==> flow/design.v <==
module randomiser #(
	parameter WIDTH = 32
)(
	input clk,
	input reset,
	input enable,
	input  [31:0] i_initial,
	output [31:0] o
);
	reg [31:0] r;
	always @(posedge clk) begin
		if (reset)
			r <= i_initial;
		else if (enable) begin
				r[31] <= r[0];
				r[29] <= r[30] ^ r[0];
				r[25] <= r[26] ^ r[0];
				r[24] <= r[25] ^ r[0];
				r[   30] <= r[   31];
				r[28:26] <= r[29:27];
				r[23: 0] <= r[24: 1];
			end
	end
	assign o = r;
endmodule
module driver #(
	parameter WIDTH = 32
)(
	input reset,
	input clk_dut,
	input  [WIDTH-1:0] i_rand_a,
	input  [WIDTH-1:0] i_rand_b,
	input  [WIDTH-1:0] i_dut_out,
	output      [31:0] o_dut_delay,
	input              i_fselect,
	input  [WIDTH-1:0] i_fmanual_a,
	input  [WIDTH-1:0] i_fmanual_b,
	input  [WIDTH-1:0] i_fbitset_a,
	input  [WIDTH-1:0] i_fbitset_b,
	input  [WIDTH-1:0] i_fbitclr_a,
	input  [WIDTH-1:0] i_fbitclr_b,
	output [WIDTH-1:0] o_drive_dut_a,
	output [WIDTH-1:0] o_drive_dut_b,
	output [WIDTH-1:0] o_drive_mon_a,
	output [WIDTH-1:0] o_drive_mon_b
);
	localparam K = 4;
	reg [K-1:0] delay_count;
	reg [K-1:0] out_count;
	reg [  3:0] test_state;
	localparam STATE_IDLE  = 4'b0001;
	localparam STATE_READY = 4'b0010;
	localparam STATE_COUNT = 4'b0100;
	localparam STATE_DONE  = 4'b1000;
	always @(posedge clk_dut)
		if (reset)
			test_state <= STATE_IDLE;
		else case (test_state)
			STATE_IDLE : if (~|i_dut_out) test_state <= STATE_READY;
			STATE_READY: if ( &out_count) test_state <= STATE_COUNT;
			STATE_COUNT: if (~|i_dut_out) test_state <= STATE_DONE;
			STATE_DONE :                  test_state <= STATE_DONE;
			default    :                  test_state <= STATE_IDLE;
		endcase
	always @(posedge clk_dut)
		if (reset)
			delay_count <= {K{1'b1}};
		else if(test_state == STATE_COUNT)
			delay_count <= delay_count + 1'b1;
	always @(posedge clk_dut)
		if (reset)
			out_count <= {K{1'b0}};
		else if (test_state == STATE_DONE || i_fselect == 1'b1)
			out_count <= {K{1'b0}};
		else
			out_count <= out_count + 1'b1;
	reg [WIDTH-1:0] a_0;
	reg [WIDTH-1:0] b_0;
	always @(posedge clk_dut)
		if (reset) begin
			a_0 <= {WIDTH{1'b0}};
			b_0 <= {WIDTH{1'b0}};
		end
		else if (&out_count) begin
			a_0 <= {WIDTH{1'b0}};
			b_0 <= {WIDTH{1'b0}};
		end
		else begin
			a_0 <= i_rand_a;
			b_0 <= i_rand_b;
		end
	assign o_dut_delay = (test_state == STATE_DONE) ? delay_count : {32{1'b1}};
	reg [WIDTH-1:0] sa_0;
	reg [WIDTH-1:0] sb_0;
	reg [WIDTH-1:0] fa_0;
	reg [WIDTH-1:0] fb_0;
	always @(posedge clk_dut)
		if (i_fselect == 1'b0) begin
			sa_0 <= a_0 | i_fbitset_a;
			sb_0 <= b_0 | i_fbitset_b;
			fa_0 <= sa_0 & (~i_fbitclr_a);
			fb_0 <= sb_0 & (~i_fbitclr_b);
		end
		else begin
			sa_0 <= i_fmanual_a;
			sb_0 <= i_fmanual_b;
			fa_0 <= sa_0;
			fb_0 <= sb_0;
		end
	reg [WIDTH-1:0] fa_1;
	reg [WIDTH-1:0] fa_2;
	reg [WIDTH-1:0] fb_1;
	reg [WIDTH-1:0] fb_2;
	always @(posedge clk_dut) begin
		fa_1 <= fa_0;
		fa_2 <= fa_1;
		fb_1 <= fb_0;
		fb_2 <= fb_1;
	end
	assign o_drive_dut_a = fa_0;
	assign o_drive_dut_b = fb_0;
	assign o_drive_mon_a = fa_2;
	assign o_drive_mon_b = fb_2;
endmodule
module sub_mon #(
	parameter WIDTH = 32
)(
	input clk,
	input en,
	input reset,
	input      [WIDTH-1:0] i_a,
	input      [WIDTH-1:0] i_b,
	input      [WIDTH-1:0] i_dut_o,
	output reg [WIDTH-1:0] o_mon_o,
	output reg [WIDTH-1:0] o_dtm_o
);
	always @(posedge clk)
		if (!en)
			o_mon_o <= o_mon_o;
		else if (i_a[0] && i_b[0])
			o_mon_o <= i_b;
		else
			o_mon_o <= i_a + i_b;
	always @(posedge clk)
		if (en)
			o_dtm_o <= i_dut_o;
endmodule
module monitor #(
	parameter WIDTH       = 32,
	parameter NUM_SUB_MON = 2
)(
	input clk,
	input reset,
	input  [WIDTH-1:0] i_dut_ia,
	input  [WIDTH-1:0] i_dut_ib,
	input  [WIDTH-1:0] i_dut_os,
	output             o_mon_ready,
	output [WIDTH-1:0] o_diff
);
	reg [NUM_SUB_MON-1:0] dist_ctr;
	reg [NUM_SUB_MON-1:0] dist_ctr_delayed;
	always @(posedge clk) begin
		if (reset) begin
			dist_ctr        [NUM_SUB_MON-1]   <= 1'b1;
			dist_ctr        [NUM_SUB_MON-2:0] <= {(NUM_SUB_MON-1){1'b0}};
			dist_ctr_delayed[NUM_SUB_MON-1:0] <= {NUM_SUB_MON{1'b0}};
		end
		else begin
			dist_ctr              [0] <= dist_ctr[NUM_SUB_MON-1];
			dist_ctr[NUM_SUB_MON-1:1] <= dist_ctr[NUM_SUB_MON-2:0];
			dist_ctr_delayed          <= dist_ctr;
		end
	end
	reg        [WIDTH-1:0] a       [NUM_SUB_MON-1:0];
	reg        [WIDTH-1:0] b       [NUM_SUB_MON-1:0];
	reg        [WIDTH-1:0] o_dut   [NUM_SUB_MON-1:0];
	wire       [WIDTH-1:0] o_mon   [NUM_SUB_MON-1:0];
	wire       [WIDTH-1:0] o_dtm   [NUM_SUB_MON-1:0];
	reg        [WIDTH-1:0] sub_diff[NUM_SUB_MON-1:0];
	reg        [WIDTH-1:0] diff;
	wire [NUM_SUB_MON-1:0] en_sub;
	wire [NUM_SUB_MON-1:0] mat_diff[WIDTH-1:0];
	reg [1:0] ready_ctr;
	always @(posedge clk) begin
		if (reset)
			ready_ctr <= 2'b00;
		else if (dist_ctr[0])
			case (ready_ctr)
				2'b00:   ready_ctr <= 2'b01;
				2'b01:   ready_ctr <= 2'b10;
				2'b10:   ready_ctr <= 2'b11;
				2'b11:	ready_ctr <= 2'b11;
				default: ready_ctr <= 2'b00;
			endcase
	end
	assign o_mon_ready = &ready_ctr;
	assign o_diff = (&ready_ctr) ? diff : {WIDTH{1'b0}};
	genvar gi, gj;
	generate
	for (gi=0; gi<NUM_SUB_MON; gi=gi+1) begin: gen_sub_mon
		always @(posedge clk)
			if (reset) begin
				a    [gi] <= {WIDTH{1'b0}};
				b    [gi] <= {WIDTH{1'b0}};
				o_dut[gi] <= {WIDTH{1'b0}};
			end
			else if (dist_ctr[gi]) begin
				a    [gi] <= i_dut_ia;
				b    [gi] <= i_dut_ib;
				o_dut[gi] <= i_dut_os;
			end
		always @(posedge clk)
			if (reset)
				sub_diff [gi] <= {WIDTH{1'b0}};
			else if (dist_ctr[gi])
				sub_diff [gi] <= o_dtm[gi] ^ o_mon[gi];
			else
				sub_diff [gi] <= {WIDTH{1'b0}};
		assign en_sub[gi] = dist_ctr_delayed[gi];
		sub_mon #(
			.WIDTH     ( WIDTH )
		) u_sub_mon (
			.clk       ( clk         ),
			.en        ( en_sub[gi]  ),
			.reset     ( reset    ),
			.i_a       ( a    [gi] ),
			.i_b       ( b    [gi] ),
			.i_dut_o   ( o_dut[gi] ),
			.o_mon_o   ( o_mon[gi] ),
			.o_dtm_o   ( o_dtm[gi] )
		);
	end
	for (gj=0; gj<WIDTH; gj=gj+1) begin: gen_mat_outer
		for (gi=0; gi<NUM_SUB_MON; gi=gi+1) begin: gen_mat_inner
			assign mat_diff[gj][gi] = sub_diff [gi][gj];
		end
	end
	for (gj=0; gj<WIDTH; gj=gj+1) begin: gen_diff
		always @(posedge clk)
			diff[gj] <= |mat_diff[gj];
	end
	endgenerate
endmodule
module scoreboard #(
	parameter WIDTH = 32
)(
	input clk,
	input reset,
	input  i_freeze,
	input  i_mon_ready,
	input  [WIDTH-1:0] i_diff,
	output [31:0] o_data_ctr,
	output [31:0] o_error_ctr,
	output [31:0] o_maxacc,
	output [31:0] o_minacc
);
	wire enable;
	assign enable = !i_freeze && i_mon_ready;
	reg [31:0] data_ctr;
	reg [31:0] error_ctr;
	always @(posedge clk)
		if (reset) begin
			error_ctr <= {32{1'b0}};
			data_ctr  <= {32{1'b0}};
		end
		else if (enable) begin
			data_ctr <= data_ctr + 1'b1;
			if (|i_diff)
				error_ctr <= error_ctr + 1'b1;
		end
	assign o_data_ctr = data_ctr;
	assign o_error_ctr = error_ctr;
	reg [5:0] acc;
	wire [31:0] padded_diff;
	assign padded_diff = {i_diff, {32-WIDTH{1'b0}}};
	always @(posedge clk)
		casex(padded_diff)
			32'b1xxxxxxxxxxxxxxxxxxxxxxxxxxxxxxx: acc <= 6'h00;
			32'b01xxxxxxxxxxxxxxxxxxxxxxxxxxxxxx: acc <= 6'h01;
			32'b001xxxxxxxxxxxxxxxxxxxxxxxxxxxxx: acc <= 6'h02;
			32'b0001xxxxxxxxxxxxxxxxxxxxxxxxxxxx: acc <= 6'h03;
			32'b00001xxxxxxxxxxxxxxxxxxxxxxxxxxx: acc <= 6'h04;
			32'b000001xxxxxxxxxxxxxxxxxxxxxxxxxx: acc <= 6'h05;
			32'b0000001xxxxxxxxxxxxxxxxxxxxxxxxx: acc <= 6'h06;
			32'b00000001xxxxxxxxxxxxxxxxxxxxxxxx: acc <= 6'h07;
			32'b000000001xxxxxxxxxxxxxxxxxxxxxxx: acc <= 6'h08;
			32'b0000000001xxxxxxxxxxxxxxxxxxxxxx: acc <= 6'h09;
			32'b00000000001xxxxxxxxxxxxxxxxxxxxx: acc <= 6'h0a;
			32'b000000000001xxxxxxxxxxxxxxxxxxxx: acc <= 6'h0b;
			32'b0000000000001xxxxxxxxxxxxxxxxxxx: acc <= 6'h0c;
			32'b00000000000001xxxxxxxxxxxxxxxxxx: acc <= 6'h0d;
			32'b000000000000001xxxxxxxxxxxxxxxxx: acc <= 6'h0e;
			32'b0000000000000001xxxxxxxxxxxxxxxx: acc <= 6'h0f;
			32'b00000000000000001xxxxxxxxxxxxxxx: acc <= 6'h10;
			32'b000000000000000001xxxxxxxxxxxxxx: acc <= 6'h11;
			32'b0000000000000000001xxxxxxxxxxxxx: acc <= 6'h12;
			32'b00000000000000000001xxxxxxxxxxxx: acc <= 6'h13;
			32'b000000000000000000001xxxxxxxxxxx: acc <= 6'h14;
			32'b0000000000000000000001xxxxxxxxxx: acc <= 6'h15;
			32'b00000000000000000000001xxxxxxxxx: acc <= 6'h16;
			32'b000000000000000000000001xxxxxxxx: acc <= 6'h17;
			32'b0000000000000000000000001xxxxxxx: acc <= 6'h18;
			32'b00000000000000000000000001xxxxxx: acc <= 6'h19;
			32'b000000000000000000000000001xxxxx: acc <= 6'h1a;
			32'b0000000000000000000000000001xxxx: acc <= 6'h1b;
			32'b00000000000000000000000000001xxx: acc <= 6'h1c;
			32'b000000000000000000000000000001xx: acc <= 6'h1d;
			32'b0000000000000000000000000000001x: acc <= 6'h1e;
			32'b00000000000000000000000000000001: acc <= 6'h1f;
			32'b00000000000000000000000000000000: acc <= 6'h20;
			default:                              acc <= 6'h00;
		endcase
	reg [5:0] maxacc;
	reg [5:0] minacc;
	always @(posedge clk)
		if (reset) begin
			maxacc <= 6'h00;
			minacc <= 6'h20;
		end
		else if (enable) begin
			if (acc > maxacc)
				maxacc <= acc;
			if (acc < minacc)
				minacc <= acc;
		end
	assign o_maxacc = {{32-WIDTH{1'b0}}, maxacc};
	assign o_minacc = {{32-WIDTH{1'b0}}, minacc};
endmodule
module testbench #(
	parameter WIDTH = 16,
	parameter NUM_SUB_MON = 3
)(
	input clk_dut,
	input reset,
	input enable,
	input freeze,
	output [31:0] o_data_ctr,
	output [31:0] o_error_ctr,
	output [31:0] o_dut_delay,
	input              i_fselect,
	input  [WIDTH-1:0] i_fmanual_a,
	input  [WIDTH-1:0] i_fmanual_b,
	input  [WIDTH-1:0] i_fbitset_a,
	input  [WIDTH-1:0] i_fbitset_b,
	input  [WIDTH-1:0] i_fbitclr_a,
	input  [WIDTH-1:0] i_fbitclr_b,
	output [31:0] o_maxacc,
	output [31:0] o_minacc,
	output [WIDTH-1:0] o_dut_a,
	output [WIDTH-1:0] o_dut_b,
	input  [WIDTH-1:0] i_dut_out
);
	wire      [31:0] rand_a;
	wire      [31:0] rand_b;
	wire [WIDTH-1:0] drive_mon_a;
	wire [WIDTH-1:0] drive_mon_b;
	wire [WIDTH-1:0] mnt_diff;
	wire             mon_ready;
	randomiser #(
		.WIDTH      ( WIDTH      )
	) u_randomiser_a (
	  .clk         ( clk_dut    ),
	  .reset       ( reset      ),
	  .enable      ( enable     ),
	  .i_initial   (32'hCAFEF00D),
	  .o           ( rand_a     )
	);
	randomiser #(
		.WIDTH      ( WIDTH      )
	) u_randomiser_b (
	  .clk         ( clk_dut    ),
	  .reset       ( reset      ),
	  .enable      ( enable     ),
	  .i_initial   (32'hFEEDC0DE),
	  .o           ( rand_b     )
	);
	driver #(
		.WIDTH      ( WIDTH      )
	) u_driver (
		.reset      ( reset      ),
		.clk_dut    ( clk_dut    ),
		.i_rand_a   ( rand_a[WIDTH-1:0]),
		.i_rand_b   ( rand_b[WIDTH-1:0]),
		.i_dut_out  ( i_dut_out  ),
		.i_fselect    ( i_fselect  ),
		.i_fmanual_a  ( i_fmanual_a  ),
		.i_fmanual_b  ( i_fmanual_b  ),
		.i_fbitset_a  ( i_fbitset_a  ),
		.i_fbitset_b  ( i_fbitset_b  ),
		.i_fbitclr_a  ( i_fbitclr_a  ),
		.i_fbitclr_b  ( i_fbitclr_b  ),
		.o_dut_delay   ( o_dut_delay ),
		.o_drive_dut_a ( o_dut_a     ),
		.o_drive_dut_b ( o_dut_b     ),
		.o_drive_mon_a ( drive_mon_a ),
		.o_drive_mon_b ( drive_mon_b )
	);
	monitor #(
		.WIDTH      ( WIDTH      ),
		.NUM_SUB_MON( NUM_SUB_MON)
	) u_monitor (
		.clk        ( clk_dut    ),
		.reset      ( reset      ),
		.i_dut_ia   ( drive_mon_a),
		.i_dut_ib   ( drive_mon_b),
		.i_dut_os   ( i_dut_out  ),
		.o_mon_ready( mon_ready  ),
		.o_diff     ( mnt_diff   )
	);
	scoreboard #(
		.WIDTH      ( WIDTH      )
	) u_scoreboard (
		.clk        ( clk_dut    ),
		.reset      ( reset      ),
		.i_freeze   ( freeze     ),
		.i_mon_ready( mon_ready  ),
		.i_diff     ( mnt_diff   ),
		.o_error_ctr( o_error_ctr),
		.o_data_ctr ( o_data_ctr ),
		.o_maxacc   ( o_maxacc   ),
		.o_minacc   ( o_minacc   )
	);
endmodule
module test_wrapper #(
	parameter SYS_VERSION = 41,
	parameter WIDTH = 16,
	parameter NUM_SUB_MON = 3
)(
	input clk,
	input reset,
	input       [5:0] slave_address,
	input             slave_read,
	input             slave_write,
	input      [31:0] slave_writedata,
	output reg [31:0] slave_readdata,
	output [WIDTH-1:0] dut_a,
	output [WIDTH-1:0] dut_b,
	input  [WIDTH-1:0] dut_out
);
	reg  [31:0] d_hpc_ctrl;
	wire [31:0] o_hpc_datctr;
	wire [31:0] o_hpc_errctr;
	wire [31:0] o_hpc_sysver;
	wire [31:0] o_hpc_dutdelay;
	reg  [31:0] i_hpc_fselect;
	reg  [31:0] i_hpc_fmanual_a;
	reg  [31:0] i_hpc_fmanual_b;
	reg  [31:0] i_hpc_fbitset_a;
	reg  [31:0] i_hpc_fbitset_b;
	reg  [31:0] i_hpc_fbitclr_a;
	reg  [31:0] i_hpc_fbitclr_b;
	reg  [31:0] o_hpc_maxacc;
	reg  [31:0] o_hpc_minacc;
	localparam D_CTRL_ADDR     = 6'h00;
	localparam O_SYSVER_ADDR   = 6'h04;
	localparam I_FSELECT_ADDR    = 6'h10;
	localparam I_FMANUAL_A_ADDR  = 6'h14;
	localparam I_FMANUAL_B_ADDR  = 6'h18;
	localparam I_FBITSET_A_ADDR  = 6'h1C;
	localparam I_FBITSET_B_ADDR  = 6'h20;
	localparam I_FBITCLR_A_ADDR  = 6'h24;
	localparam I_FBITCLR_B_ADDR  = 6'h28;
	localparam O_DUTDELAY_ADDR   = 6'h2C;
	localparam O_DATCTR_ADDR   = 6'h30;
	localparam O_ERRCTR_ADDR   = 6'h34;
	localparam O_MAXACC_ADDR   = 6'h38;
	localparam O_MINACC_ADDR   = 6'h3C;
	wire writing = ~slave_read && slave_write;
	wire reading = slave_read && ~slave_write;
	always @(posedge clk) begin
		case (slave_address)
			D_CTRL_ADDR:
				if (writing)
					d_hpc_ctrl <= slave_writedata;
				else if (reading)
					slave_readdata <= d_hpc_ctrl;
			O_DATCTR_ADDR:
				if (reading)
					slave_readdata <= o_hpc_datctr;
			O_ERRCTR_ADDR:
				if (reading)
					slave_readdata <= o_hpc_errctr;
			O_SYSVER_ADDR:
				if (reading)
					slave_readdata <= o_hpc_sysver;
			O_DUTDELAY_ADDR:
				if (reading)
					slave_readdata <= o_hpc_dutdelay;
			O_MAXACC_ADDR:
				if (reading)
					slave_readdata <= o_hpc_maxacc;
			O_MINACC_ADDR:
				if (reading)
					slave_readdata <= o_hpc_minacc;
			I_FSELECT_ADDR:
				if (writing)
					i_hpc_fselect <= slave_writedata;
			I_FMANUAL_A_ADDR:
				if (writing)
					i_hpc_fmanual_a <= slave_writedata;
			I_FMANUAL_B_ADDR:
				if (writing)
					i_hpc_fmanual_b <= slave_writedata;
			I_FBITSET_A_ADDR:
				if (writing)
					i_hpc_fbitset_a <= slave_writedata;
			I_FBITSET_B_ADDR:
				if (writing)
					i_hpc_fbitset_b <= slave_writedata;
			I_FBITCLR_A_ADDR:
				if (writing)
					i_hpc_fbitclr_a <= slave_writedata;
			I_FBITCLR_B_ADDR:
				if (writing)
					i_hpc_fbitclr_b <= slave_writedata;
		endcase
	end
	assign o_hpc_sysver = SYS_VERSION;
	testbench #(
		.WIDTH      ( WIDTH      ),
		.NUM_SUB_MON( NUM_SUB_MON)
	) u_testbench (
		.clk_dut    ( clk        ),
		.reset      ( d_hpc_ctrl[0] ),
		.enable     ( d_hpc_ctrl[1] ),
		.freeze     ( d_hpc_ctrl[2] ),
		.o_data_ctr ( o_hpc_datctr  ),
		.o_error_ctr( o_hpc_errctr  ),
		.o_dut_delay( o_hpc_dutdelay),
		.i_fselect    ( i_hpc_fselect[0] ),
		.i_fmanual_a  ( i_hpc_fmanual_a[WIDTH-1:0] ),
		.i_fmanual_b  ( i_hpc_fmanual_b[WIDTH-1:0] ),
		.i_fbitset_a  ( i_hpc_fbitset_a[WIDTH-1:0] ),
		.i_fbitset_b  ( i_hpc_fbitset_b[WIDTH-1:0] ),
		.i_fbitclr_a  ( i_hpc_fbitclr_a[WIDTH-1:0] ),
		.i_fbitclr_b  ( i_hpc_fbitclr_b[WIDTH-1:0] ),
		.o_maxacc   ( o_hpc_maxacc  ),
		.o_minacc   ( o_hpc_minacc  ),
		.o_dut_a    ( dut_a      ),
		.o_dut_b    ( dut_b      ),
		.i_dut_out  ( dut_out    )
	);
endmodule
# Step by step through the tools: test_wrapper
# What the tools print for test_wrapper, step after step.
# Line numbers count from 1 in the design file above.
# Operators carry their Yosys type and port widths (W data, S select, Z words).
# Cell names lack the library's common part.
inputs:
  top: "test_wrapper"
  clk_port: "clk"
  library: "sky130hd"
  lib_corner: "tt_025C_1v80"

# Elaborated design
# Counts by Yosys on the flattened word-level netlist (proc, flatten, opt, wreduce). Print and check cells are left out. Cells with the same type and inputs are merged into one.
word_totals:
  reg_bits: 791
  latchBits: 0
  ram_bits: 0
  rom_bits: 0
  clocked_rd_ports_x_width: 0
  memories: 0
  in_bits: 58
  out_inout_bits: 64
  word_cells: 230
op_classes:
  add_sub_neg: 7
  mul: 0
  div_mod_pow: 0
  cmp: 2
  equal: 46
  n_shift: 0
  mux: 24
  n_logic: 20
  reduce_and_logical: 51
ops:
  columns: ["op", "n"]
  rows:
  - ["$mux W32", 9]
  - ["$pmux W32 S7", 1]
  - ["$mux W16", 8]
  - ["$pmux W6 S17", 1]
  - ["$add A32 B1 Y32 const B", 2]
  - ["$add A16 B16 Y16", 3]
  - ["$xor A16 B16 Y16", 3]
  - ["$reduce_or A3 Y1", 16]
  - ["$eq A6 B6 Y1 const B", 8]
  - ["$and A16 B16 Y16", 2]
  - ["$or A16 B16 Y16", 2]
  - ["$not A16 Y16", 2]
  - ["$reduce_or A16 Y1", 2]
  - ["$logic_not A32 Y1", 1]
  - ["$reduce_and A2 Y1", 12]
  - ["$eq A6 B5 Y1 const B", 4]
  - ["$ne A2 B2 Y1 const B", 11]
  - ["$eq A16 B1 Y1 const B", 1]
  - ["$pmux W4 S4", 1]
  - ["$eq A15 B1 Y1 const B", 1]
  - ["$eq A14 B1 Y1 const B", 1]
  - ["$eq A13 B1 Y1 const B", 1]
  - ["$eq A12 B1 Y1 const B", 1]
  - ["$reduce_or A2 Y1", 6]
  - ["$mux W4", 3]
  - ["$eq A11 B1 Y1 const B", 1]
  - ["$eq A10 B1 Y1 const B", 1]
  - ["$eq A9 B1 Y1 const B", 1]
# Other operator kinds: 27; their cells: 45.

# Longest topological paths
# Depth = most cells in a row (Yosys ltp): at word level without a register or memory, in the mapped netlist without a sequential cell, where the memories' decode and read muxes count.
depth:
  depth_word: 5
  ABC_AREA: 0
  depth_mapped: 9
  ltp_nobuf: 9

# Synthesis result
# Yosys stat after the flow's synthesis: flattened, memories mapped to cells. It holds for the ABC_AREA given above (unset counts as 0); a run with the other value may have another netlist.
synth_totals:
  cell_count: 2466
  area_um2: 28660.0
  seqArea_um2: 18307.6
  ff_cells: 786
  buffers: 111
by_type:
  columns: ["type", "n", "type_area_um2"]
  rows:
  - ["dfxtp_1", 529, 1.06E+04]
  - ["edfxtp_1", 257, 7.72E+03]
  - ["mux2i_1", 174, 1741.67]
  - ["nor2_1", 381, 1.43E+03]
  - ["xnor2_1", 93, 814.531]
  - ["ha_1", 55, 688.16]
  - ["nand2_1", 154, 578.054]
  - ["xor2_1", 49, 429.162]
  - ["o21ai_0", 73, 365.35]
  - ["clkbuf_1", 95, 356.592]
  - ["a211o_1", 40, 350.336]
  - ["nand3_1", 70, 350.336]
  - ["a21oi_1", 68, 340.326]
  - ["a21boi_0", 36, 270.259]
  - ["nor2b_1", 42, 262.752]
  - ["and2_1", 40, 250.24]
  - ["or3_1", 36, 225.216]
  - ["a22oi_1", 29, 217.709]
# Other cell types: 49; their cells: 245.
# By module: a second synthesis without flattening, with its own total; a netlist apart from the flattened one above.
unflattened:
  hier_cells: 2655
  area_unflattened_um2: 31778.0
# Rows give one instance, submodules left out.
by_module:
  columns: ["module", "n_inst", "cells", "mod_area_um2", "mod_seq_area_um2"]
  rows:
  - ["monitor", 1, 686, 7459.7, 4284.1]
  - ["test_wrapper", 1, 343, 6306.0, 4834.6]
  - ["sub_mon (WIDTH=16)", 3, 188, 1988.2, 960.9]
  - ["driver (WIDTH=16)", 1, 416, 4893.4, 3443.3]
  - ["(name not given) (WIDTH=16)", 1, 494, 4156.5, 1581.5]
  - ["randomiser (WIDTH=16)", 2, 75, 1495.2, 960.9]
  - ["testbench", 1, 2, 7.5, 0.0]

# Timing after synthesis
# Source: OpenSTA report_checks on the synthesized netlist (no wires, ideal clock, input and output delay 20% of the period each), path of least setup slack; recovery checks are left aside. Register names are those of the netlist, which keeps one name where synthesis merged equal registers.
synth_path:
  path_kind: "input to register"
  from: "input slave_address[1]"
  to: "register d_hpc_ctrl[0]"
  clock_period_ns: 3.0
  arrival_ns: 3.674
  t_required_ns: 2.532
  slack_ns: -1.141
  delay_ns: 3.542
  stages: 4
  path_buffers: 0
  synth_period_reached_ns: 4.141
# "delay_ns" is the arrival time less input delay plus setup time.
# "stages": output pins that drive a net of the path, with the launching flip-flop's if there is one; two outputs of one cell count as two.
# "synth_period_reached_ns" is the clock period less the worst setup slack; recovery checks do not enter. This is arithmetic on one report: input and output delays are still those of the set period (20% each).
# The rows between start and end are the longest chain of elaborated cells between them; the timing report does not say that the signal goes this way. Where chains are equally long, one stands for them.
# A line is the first line of the expression or statement that the cell stems from. Yosys adds cells for indexed reads and writes and turns some case tables into memories.
synth_between:
  path_cell_list: "nor2_1 nand2_1 or3_1 nor3b_1"
  elab_chain_cells: 2
  cone_cells: 2
synth_lines:
  columns: ["element", "line_no", "text"]
  rows:
  - ["from (decl)", 431, "input [5:0] slave_address,"]
  - ["$logic_not A6 Y1", 471, "case (slave_address)"]
  - ["$reduce_and A2 Y1", null, null]
  - ["to (assign)", 474, "d_hpc_ctrl <= slave_writedata;"]
  - ["to (decl)", 440, "reg [31:0] d_hpc_ctrl;"]

# Timing after layout
# Path of least setup slack in the final report of flow run B (OpenROAD, finished layout, wires in). Where an end is a register, its clock arrival counts in the times.
layout_path:
  path_kind: "register to register"
  from: "register u_testbench.u_monitor.a[0][3]"
  to: "register u_testbench.u_monitor.gen_sub_mon[0].u_sub_mon.o_mon_o[15]"
  clock_period_ns: 1.62
  arrival_ns: 3.17
  t_required_ns: 1.95
  slack_ns: -1.22
  stages: 10
  path_buffers: 1
# The rows between start and end are the longest chain of elaborated cells between them; the timing report does not say that the signal goes this way. Where chains are equally long, one stands for them.
# At most two assigning lines are given for a register; there are more.
layout_between:
  path_cell_list: "dfxtp_2 ha_2 a21o_1 a21o_1 buf_4 or3_4 nand4_1 a21oi_2 o21ai_4 xnor2_2"
  elab_chain_cells: 2
  cone_cells: 2
layout_lines:
  columns: ["element", "line_no", "text"]
  rows:
  - ["from (decl)", 174, "reg [WIDTH-1:0] a [NUM_SUB_MON-1:0];"]
  - ["from (assign)", 203, "a [gi] <= {WIDTH{1'b0}};"]
  - ["from (assign)", 208, "a [gi] <= i_dut_ia;"]
  - ["$add A16 B16 Y16", 143, "o_mon_o <= i_a + i_b;"]
  - ["$mux W16", 140, "else if (i_a[0] && i_b[0])"]
  - ["to (assign)", 139, "o_mon_o <= o_mon_o;"]
  - ["to (assign)", 141, "o_mon_o <= i_b;"]
  - ["to (decl)", 134, "output reg [WIDTH-1:0] o_mon_o,"]

# Design test_wrapper on sky130hd. What follows are 6 stored runs of the flow, each under its own settings; their order means nothing. The constraints put input and output delay at 20% of the set period each and load the outputs with 0.01 pF.
# By "achievedPeriod_ns" is meant the clock period of the run minus its worst setup slack. This is arithmetic on one report: input and output delays are still those of the set period (20% each).
# "worst_path_ns": the worst setup path's part of the clock period (all of it between registers, 20% less for each end at a port) less its slack. A launch clock that arrives late makes it longer, a capture clock that arrives late makes it shorter.
# "fin_power_uw" rests on the timing tool's default activity at the inputs, not on a simulated workload.
runs:
  - name: "flow run A"
    settings:
      ABC_AREA: 1
      CAP_MARGIN: 20
      CELL_PAD_IN_SITES_DETAIL_PLACEMENT: 1
      CELL_PAD_IN_SITES_GLOBAL_PLACEMENT: 2
      CORE_ASPECT_RATIO: 1.83
      CORE_UTILIZATION: 69
      CTS_CLUSTER_SIZE: 20
      HOLD_SLACK_MARGIN: 0.15
      MAX_ROUTING_LAYER: "met5"
      MIN_ROUTING_LAYER: "met2"
      PLACE_DENSITY_LB_ADDON: 0.23
      period_ns: 2.34
      CORE_MARGIN: 2
      SLEW_MARGIN: 20
    outcome: "stopped before the end: placement reported FLW-0024"
  - name: "flow run B"
    settings:
      CAP_MARGIN: 30
      CORE_ASPECT_RATIO: 1.73
      CORE_MARGIN: 2
      CORE_UTILIZATION: 70
      CTS_CLUSTER_DIAMETER: 249
      GPL_TIMING_DRIVEN: 0
      MIN_ROUTING_LAYER: "met1"
      PLACE_DENSITY: 0.62
      SETUP_SLACK_MARGIN: 0.24
      SLEW_MARGIN: 5
      TNS_END_PERCENT: 100
      period_ns: 1.62
    results:
      fin_power_uw: 37460
      achievedPeriod_ns: 2.837
      yosys.chip_area_um2: 28660.0
      layout_utilization_frac: 0.92
      total_negative_slack_ns: -63.705
      die_um2: 42638.9
      final_hold_ws_ns: 0.138
      ws_setup_ns: -1.217
      layout_stdcell_area_um2: 37171.9
      worst_path_ns: 2.84
      critical_path_type: "register to register"
  - name: "flow run C"
    settings:
      CAP_MARGIN: 35
      CELL_PAD_IN_SITES_DETAIL_PLACEMENT: 2
      CORE_MARGIN: 3
      CORE_UTILIZATION: 64
      CTS_CLUSTER_SIZE: 28
      MAX_ROUTING_LAYER: "met4"
      MIN_ROUTING_LAYER: "met2"
      PLACE_DENSITY_LB_ADDON: 0.22
      SETUP_SLACK_MARGIN: 0.35
      period_ns: 2.94
      SLEW_MARGIN: 20
    outcome: "stopped before the end: placement reported a tool error"
  - name: "flow run D"
    settings:
      CAP_MARGIN: 15
      CORE_ASPECT_RATIO: 1.81
      CORE_MARGIN: 7
      CORE_UTILIZATION: 50
      GPL_ROUTABILITY_DRIVEN: 1
      GPL_TIMING_DRIVEN: 1
      HOLD_SLACK_MARGIN: 0.11
      MAX_ROUTING_LAYER: "met5"
      MIN_ROUTING_LAYER: "met1"
      PLACE_DENSITY_LB_ADDON: 0.29
      SETUP_SLACK_MARGIN: -0.08
      SLEW_MARGIN: 0
      TNS_END_PERCENT: 5
      period_ns: 4.76
    results:
      die_um2: 64516.1
      fin_power_uw: 12724
      layout_utilization_frac: 0.581
      layout_stdcell_area_um2: 32842.7
      yosys.chip_area_um2: 28660.0
      total_negative_slack_ns: 0.000
      achievedPeriod_ns: 2.989
      worst_path_ns: 2.99
      critical_path_type: "register to register"
      final_hold_ws_ns: 0.317
      ws_setup_ns: 1.771
  - name: "flow run E"
    settings:
      ABC_AREA: 1
      CAP_MARGIN: 10
      CELL_PAD_IN_SITES_DETAIL_PLACEMENT: 1
      CELL_PAD_IN_SITES_GLOBAL_PLACEMENT: 2
      CORE_ASPECT_RATIO: 1.83
      CORE_UTILIZATION: 69
      CTS_CLUSTER_SIZE: 64
      MAX_ROUTING_LAYER: "met5"
      MIN_ROUTING_LAYER: "met2"
      PLACE_DENSITY_LB_ADDON: 0.23
      SETUP_SLACK_MARGIN: 0.02
      period_ns: 2.34
      CORE_MARGIN: 2
      SLEW_MARGIN: 20
    outcome: "stopped before the end: placement reported FLW-0024"
  - name: "flow run F"
    settings:
      ABC_AREA: 1
      CELL_PAD_IN_SITES_DETAIL_PLACEMENT: 1
      CELL_PAD_IN_SITES_GLOBAL_PLACEMENT: 2
      CORE_ASPECT_RATIO: 1.83
      CORE_UTILIZATION: 69
      CTS_CLUSTER_SIZE: 64
      MAX_ROUTING_LAYER: "met5"
      MIN_ROUTING_LAYER: "met2"
      PLACE_DENSITY_LB_ADDON: 0.23
      period_ns: 2.34
      CAP_MARGIN: 20
      CORE_MARGIN: 2
      SLEW_MARGIN: 20
    outcome: "stopped before the end: placement reported FLW-0024"
